==> flow/design.v <==
`timescale 1ns / 1ps
module mac #(
	  parameter N = 16
    )(
    input clk,rst,ce,
    input [N-1:0] a,
    input [N-1:0] b,
    input [N-1:0] c,
    output reg [N-1:0] p
    );
always@(posedge clk)
 begin
    if(rst)
    begin
        p<=0;
    end
    else if(ce)
    begin
        p <= (a*b+c);
    end
 end
endmodule
module variable_shift_reg #(parameter width = 8, parameter size = 3) (
input clk,
input ce,
input rst,
input [width-1:0] data_in,
output [width-1:0] data_out
);
reg [width-1:0] sr [size-1:0];
generate
genvar i;
for(i = 0;i < size;i = i + 1)
begin
    always@(posedge clk)
    begin
        if(rst)
        begin
            sr[i] <= 'd0;
        end
        else
        begin
            if(ce)
            begin
                if(i == 'd0)
                begin
                    sr[i] <= data_in;
                end
                else
                begin
                    sr[i] <= sr[i-1];
                end
            end
        end
    end
end
endgenerate
assign data_out = sr[size-1];
endmodule
module convolver #(
parameter n = 9'h010,
parameter k = 9'h003,
parameter s = 1,
parameter N = 16
)(
input clk,
input ce,
input global_rst,
input [N-1:0] activation,
input [(k*k)*16-1:0] weight1,
output[N-1:0] conv_op,
output valid_conv,
output end_conv
);
reg [31:0] count,count2,count3,row_count;
reg en1,en2,en3;
wire [15:0] tmp [k*k+1:0];
wire [15:0] weight [0:k*k-1];
generate
	genvar l;
	for(l=0;l<k*k;l=l+1)
	begin
      assign weight [l][N-1:0] = weight1[N*l +: N];
	end
endgenerate
assign tmp[0] = 32'h0000000;
generate
genvar i;
  for(i = 0;i<k*k;i=i+1)
  begin: MAC
    if((i+1)%k ==0)
    begin
      if(i==k*k-1)
      begin
      mac #(.N(N)) mac(
        .clk(clk),
        .ce(ce),
        .rst(global_rst),
        .a(activation),
        .b(weight[i]),
        .c(tmp[i]),
        .p(conv_op)
        );
      end
      else
      begin
      wire [N-1:0] tmp2;
      mac #(.N(N)) mac(
        .clk(clk),
        .ce(ce),
        .rst(global_rst),
        .a(activation),
        .b(weight[i]),
        .c(tmp[i]),
        .p(tmp2)
        );
      variable_shift_reg #(.width(N),.size(n-k)) SR (
          .clk(clk),
          .ce(ce),
          .rst(global_rst),
          .data_in(tmp2),
          .data_out(tmp[i+1])
          );
      end
    end
    else
    begin
   mac #(.N(N)) mac2(
      .clk(clk),
      .ce(ce),
      .rst(global_rst),
      .a(activation),
      .b(weight[i]),
      .c(tmp[i]),
      .p(tmp[i+1])
      );
    end
  end
endgenerate
always@(posedge clk)
begin
  if(global_rst)
  begin
    count <=0;
    count2<=0;
    count3<=0;
    row_count <= 0;
    en1<=0;
    en2<=1;
    en3<=0;
  end
  else if(ce)
  begin
    if(count == (k-1)*n+k-1)
    begin
      en1 <= 1'b1;
      count <= count+1'b1;
    end
    else
    begin
      count<= count+1'b1;
    end
  if(en1 && en2)
  begin
    if(count2 == n-k)
    begin
      count2 <= 0;
      en2 <= 0 ;
      row_count <= row_count + 1'b1;
    end
    else
    begin
      count2 <= count2 + 1'b1;
    end
  end
  if(~en2)
  begin
  if(count3 == k-2)
  begin
    count3<=0;
    en2 <= 1'b1;
  end
  else
    count3 <= count3 + 1'b1;
  end
  if((((count2 + 1) % s == 0) && (row_count % s == 0))||(count3 == k-2)&&(row_count % s == 0)||(count == (k-1)*n+k-1))
  begin
    en3 <= 1;
  end
  else
    en3 <= 0;
  end
end
	assign end_conv = (count>= n*n+2) ? 1'b1 : 1'b0;
	assign valid_conv = (en1&&en2&&en3);
endmodule
Lab notebook: convolver

* From RTL to reports: convolver
Each step is given for the RTL above and for the edited RTL.
"before" refers to lines of the RTL above, "after" to lines of the edited file.
"change" is "after" less "before", of the values as shown.
Operators: Yosys type, input widths -> output width; for muxes data width and select width s.
Library cell names are shortened.
Not given: -
- Top module :: convolver
- Clock port :: clk
- Library :: sky130hd
- Timing corner :: tt_025C_1v80

* The edit
Unified diff, file above to edited file.
The edit is scripted: it alters the design's behaviour and was not made to optimise anything.
#+begin_src diff
@@ -41,5 +41,4 @@
         else
         begin
-            if(ce)
             begin
                 if(i == 'd0)
#+end_src

* Word level
Source: Yosys, flattened and elaborated. Widths are those after wreduce. Registers that Yosys merges into a memory's read port (data or address) are not register bits. Print and check cells do not count. Equal cells are merged and count once.
** Bit counts
- register bits :: before 659, after 659, change 0
- input bits :: before 163, after 163, change 0
- cells after elaboration :: before 78, after 78, change 0
** Cells by class
- add/sub/neg operators :: before 11, after 11, change 0
- multiply operators :: before 9, after 9, change 0
- order comparisons :: before 1, after 1, change 0
- eq/ne operators :: before 3, after 3, change 0
- mux-type cells :: before 7, after 7, change 0
- bitwise operators :: before 1, after 1, change 0
- reduce/logical cells :: before 5, after 5, change 0
Operator kinds equal on both sides are left out: 12.

* Longest topological paths
Depth = most cells in a row (Yosys ltp): at word level without a register or memory, in the mapped netlist without a sequential cell, where the memories' decode and read muxes count.
** Logic depth
- word-level depth :: before 5, after 5, change 0
- ABC_AREA :: before 0, after 0
- gate-level depth with buffers :: before 25, after 25, change 0
- mapped depth without buffers :: before 22, after 21, change -1

* Synthesis result
Source: synth_stat.txt of the flow (Yosys; design flattened, memories mapped). It holds for the ABC_AREA given above (unset counts as 0); a run with the other value may have another netlist.
** Mapped netlist
- standard cells after synthesis :: before 7097, after 6639, change -458
- chip area (Yosys) (sq um) :: before 63185.6, after 60143.9, change -3041.7
- flip-flop cells :: before 659, after 659, change 0
- buffer cells :: before 350, after 298, change -52
** Cell types
- mux2i_1 :: before 523, after 99, change -424
- nor2_1 :: before 664, after 262, change -402
- nor2b_1 :: before 24, after 426, change +402
- buf_2 :: before 53, after 11, change -42
- buf_1 :: before 48, after 12, change -36
- a21oi_1 :: before 53, after 78, change +25
- nand2_1 :: before 820, after 797, change -23
- o21a_1 :: before 12, after 32, change +20
- xor2_1 :: before 129, after 110, change -19
- nor3_1 :: before 10, after 28, change +18
- buf_6 :: before 0, after 16, change +16
- inv_1 :: before 1370, after 1355, change -15
- xnor2_1 :: before 298, after 313, change +15
- and3_1 :: before 33, after 20, change -13
- a311oi_1 :: before 16, after 3, change -13
- nand2b_1 :: before 27, after 39, change +12
- buf_4 :: before 2, after 14, change +12
- a31oi_1 :: before 0, after 11, change +11
Cell types equal on both sides are left out: 13.
The list need not be complete.
The figures by module come from a second, unflattened synthesis with its own total; it is not the netlist above.
** Second synthesis, totals
- cell total of the unflattened synthesis :: before 7179, after 6714, change -465
- area total of the unflattened synthesis (sq um) :: before 64262.9, after 61330.1, change -2932.8
Rows give one instance, submodules left out.
** By module, before
- mac (N=16) :: instances 9, cells 587, area 4982.3 sq um, seq. area 320.3 sq um
- variable_shift_reg (width=16, size=13) :: instances 2, cells 670, area 7345.8 sq um, seq. area 4164.0 sq um
- convolver :: instances 1, cells 556, area 4730.8 sq um, seq. area 1981.9 sq um
** By module, after
- mac (N=16) :: instances 9, cells 587, area 4982.3 sq um, seq. area 320.3 sq um
- variable_shift_reg (width=16, size=13) :: instances 2, cells 439, area 5899.4 sq um, seq. area 4164.0 sq um
- convolver :: instances 1, cells 553, area 4690.7 sq um, seq. area 1981.9 sq um

* Worst setup path after synthesis
Path of least setup slack by OpenSTA after synthesis, without wires, with an ideal clock, recovery checks aside; 20% of the period is set as input and as output delay. Where synthesis merged equal registers, the netlist keeps one of their names.
** Timing post-synthesis
- path kind :: before input port to flip-flop, after input port to flip-flop
- start :: before in activation[10], after in activation[8]
- end :: before reg MAC[1].genblk1.mac2.p[14], after reg MAC[2].genblk1.genblk1.mac.p[14]
- clock period (ns) :: before 8.0, after 8.0, change 0.0
- launch time at the first pin (ns) :: before 1.600, after 1.600, change 0.000
- data arrival time (ns) :: before 6.990, after 6.651, change -0.339
- data required time (ns) :: before 7.872, after 7.914, change +0.042
- path slack (ns) :: before 0.882, after 1.264, change +0.382
- path delay (ns) :: before 5.518, after 5.137, change -0.381
- driving pins on the path :: before 25, after 19, change -6
- path buffers :: before 3, after 3, change 0
- period reached after synthesis (ns) :: before 7.118, after 6.736, change -0.382
"path delay" is the arrival time less input delay plus setup time.
"driving pins on the path" counts driving pins, that of a launching flip-flop among them; a cell with two outputs on the path counts twice.
"period reached after synthesis" = period - worst setup slack (recovery checks aside). The figure is calculated, with input and output delays left at 20% of the set period.
Between the ends stands the longest chain of elaborated cells between them, by number of cells; it is not shown to be the way that was timed. Of several equally long chains one is given.
Each line given opens the expression or statement behind the cell; cells for indexed reads and writes are added by Yosys, which also makes memories of some case tables.
On the way, post-synthesis, before:
- Cell sequence :: buf_2 > buf_2 > clkbuf_1 > and2_1 > fa_1 > inv_1 > fa_1 > inv_1 > fa_1 > inv_1 > fa_1 > inv_1 > fa_1 > inv_1 > fa_1 > inv_1 > ha_1 > and2_1 > or2_1 > a21oi_1 > nor2b_1 > a311oi_1 > xnor2_1 > mux2i_1 > nor2_1
- Cells in the longest elaborated chain :: 2
- Elaborated cells between the ends (all ways) :: 2
- RTL lines with such cells :: 1
- Classes of those cells :: 1 x add/sub; 1 x mul
** RTL lines, path post-synthesis, before
- start, declared :: RTL line 69 : input [N-1:0] activation,
- $mul 16x16->16 :: RTL line 19 : p <= (a*b+c);
- $add 16x16->16 :: RTL line 19
- end, assigned :: RTL line 15 : p<=0;
- end, assigned :: RTL line 19
- end, declared :: RTL line 9 : output reg [N-1:0] p
On the way, post-synthesis, after:
- Cell sequence :: buf_2 > clkbuf_1 > clkbuf_1 > nand2_1 > fa_1 > fa_1 > inv_1 > fa_1 > inv_1 > fa_1 > fa_1 > fa_1 > inv_1 > ha_1 > a21o_1 > o41ai_2 > a21oi_1 > xnor2_1 > a211oi_1
- Cells in the longest elaborated chain :: 2
- Elaborated cells between the ends (all ways) :: 2
- RTL lines with such cells :: 1
- Classes of those cells :: 1 x add/sub; 1 x mul
** RTL lines, path post-synthesis, after
- start, declared :: RTL line 68 : input [N-1:0] activation,
- $mul 16x16->16 :: RTL line 19 : p <= (a*b+c);
- $add 16x16->16 :: RTL line 19
- end, assigned :: RTL line 15 : p<=0;
- end, assigned :: RTL line 19
- end, declared :: RTL line 9 : output reg [N-1:0] p

* Timing after layout
From the final timing report of the runs of pair 1: the path of least setup slack in the routed layout; clock arrival at registers is part of the times.
** Timing after layout
- path kind :: before input port to flip-flop, after input port to flip-flop
- start :: before in weight1[33], after in weight1[17]
- end :: before reg MAC[2].genblk1.genblk1.mac.p[14], after reg MAC[1].genblk1.mac2.p[15]
- clock period (ns) :: before 8.0, after 8.0, change 0.0
- launch time at the first pin (ns) :: before 1.60, after 1.60, change 0.00
- data arrival time (ns) :: before 7.63, after 7.40, change -0.23
- data required time (ns) :: before 8.56, after 8.48, change -0.08
- path slack (ns) :: before 0.93, after 1.08, change +0.15
- driving pins on the path :: before 21, after 22, change +1
- path buffers :: before 1, after 1, change 0
Between the ends stands the longest chain of elaborated cells between them, by number of cells; it is not shown to be the way that was timed. Of several equally long chains one is given.
On the way, after layout, before:
- Cell sequence :: clkdlybuf4s50_1 > and2_1 > fa_1 > inv_1 > fa_1 > fa_1 > fa_1 > inv_1 > fa_1 > inv_1 > fa_1 > inv_1 > ha_1 > and2_1 > or2_1 > a21oi_1 > nor2b_1 > a311oi_1 > xnor2_1 > mux2i_1 > nor2_1
- Cells in the longest elaborated chain :: 2
- Elaborated cells between the ends (all ways) :: 2
- RTL lines with such cells :: 1
- Classes of those cells :: 1 x add/sub; 1 x mul
** RTL lines, path after layout, before
- start, declared :: RTL line 70 : input [(k*k)*16-1:0] weight1,
- $mul 16x16->16 :: RTL line 19 : p <= (a*b+c);
- $add 16x16->16 :: RTL line 19
- end, assigned :: RTL line 15 : p<=0;
- end, assigned :: RTL line 19
- end, declared :: RTL line 9 : output reg [N-1:0] p
On the way, after layout, after:
- Cell sequence :: clkdlybuf4s50_1 > and2_1 > fa_1 > inv_1 > fa_1 > inv_1 > fa_1 > inv_1 > fa_1 > inv_1 > fa_1 > inv_1 > fa_1 > inv_1 > ha_1 > a21oi_1 > nand2b_1 > nand2_1 > o21ai_0 > xnor2_1 > mux2i_1 > nor2_1
- Cells in the longest elaborated chain :: 2
- Elaborated cells between the ends (all ways) :: 2
- RTL lines with such cells :: 1
- Classes of those cells :: 1 x add/sub; 1 x mul
** RTL lines, path after layout, after
- start, declared :: RTL line 69 : input [(k*k)*16-1:0] weight1,
- $mul 16x16->16 :: RTL line 19 : p <= (a*b+c);
- $add 16x16->16 :: RTL line 19
- end, assigned :: RTL line 15 : p<=0;
- end, assigned :: RTL line 19
- end, declared :: RTL line 9 : output reg [N-1:0] p

* Measured runs
Both versions went through the flow (Yosys, OpenROAD) with the same settings in each pair. Constraints: input delay and output delay 20% of the set period each, output load 0.01 pF.
Settings, pair 1:
- CORE_UTILIZATION :: 40
- period_ns :: 8.0
- CAP_MARGIN :: 20
- CORE_MARGIN :: 2
- SLEW_MARGIN :: 20
** Final reports, pair 1
- cell area after synthesis (sq um) :: before 63185.6, after 60143.9, change -3041.7
- die size (sq um) :: before 161158.0, after 153476.0, change -7682.0
- standard-cell area of the final layout (sq um) :: before 70157.3, after 66641.4, change -3515.9
- utilization after routing (%) :: before 44.8, after 44.5, change -0.3
- setup slack of the worst path (ns) :: before 0.931, after 1.080, change +0.149
- sum of negative setup slack (ns) :: before 0.000, after 0.000, change 0.000
- worst hold slack in the final report (ns) :: before 0.456, after 0.423, change -0.033
- total power of the final layout (uW) :: before 24597, after 24760, change +163
- achieved clock period (ns) :: before 7.069, after 6.920, change -0.149
Settings, pair 2:
- CORE_ASPECT_RATIO :: 0.79
- CORE_UTILIZATION :: 41
- MIN_ROUTING_LAYER :: met2
- PLACE_DENSITY :: 0.43
- SETUP_SLACK_MARGIN :: 0.56
- TNS_END_PERCENT :: 65
- period_ns :: 4.6
- CAP_MARGIN :: 20
- CORE_MARGIN :: 2
- SLEW_MARGIN :: 20
** Final reports, pair 2
- cell area after synthesis (sq um) :: before 63185.6, after 60143.9, change -3041.7
- die size (sq um) :: before 157290.0, after 149793.0, change -7497.0
- standard-cell area of the final layout (sq um) :: before 79934.2, after 78171.2, change -1763.0
- utilization after routing (%) :: before 52.0, after 53.8, change +1.8
- setup slack of the worst path (ns) :: before -1.069, after -0.797, change +0.272
- sum of negative setup slack (ns) :: before -47.215, after -35.270, change +11.945
- worst hold slack in the final report (ns) :: before 0.470, after 0.406, change -0.064
- total power of the final layout (uW) :: before 57535, after 62229, change +4694
- achieved clock period (ns) :: before 5.669, after 5.397, change -0.272
By "achieved clock period" is meant the clock period of the run minus its worst setup slack. This is arithmetic on one report: input and output delays are still those of the set period (20% each).
"total power of the final layout" rests on the timing tool's default activity at the inputs, not on a simulated workload.
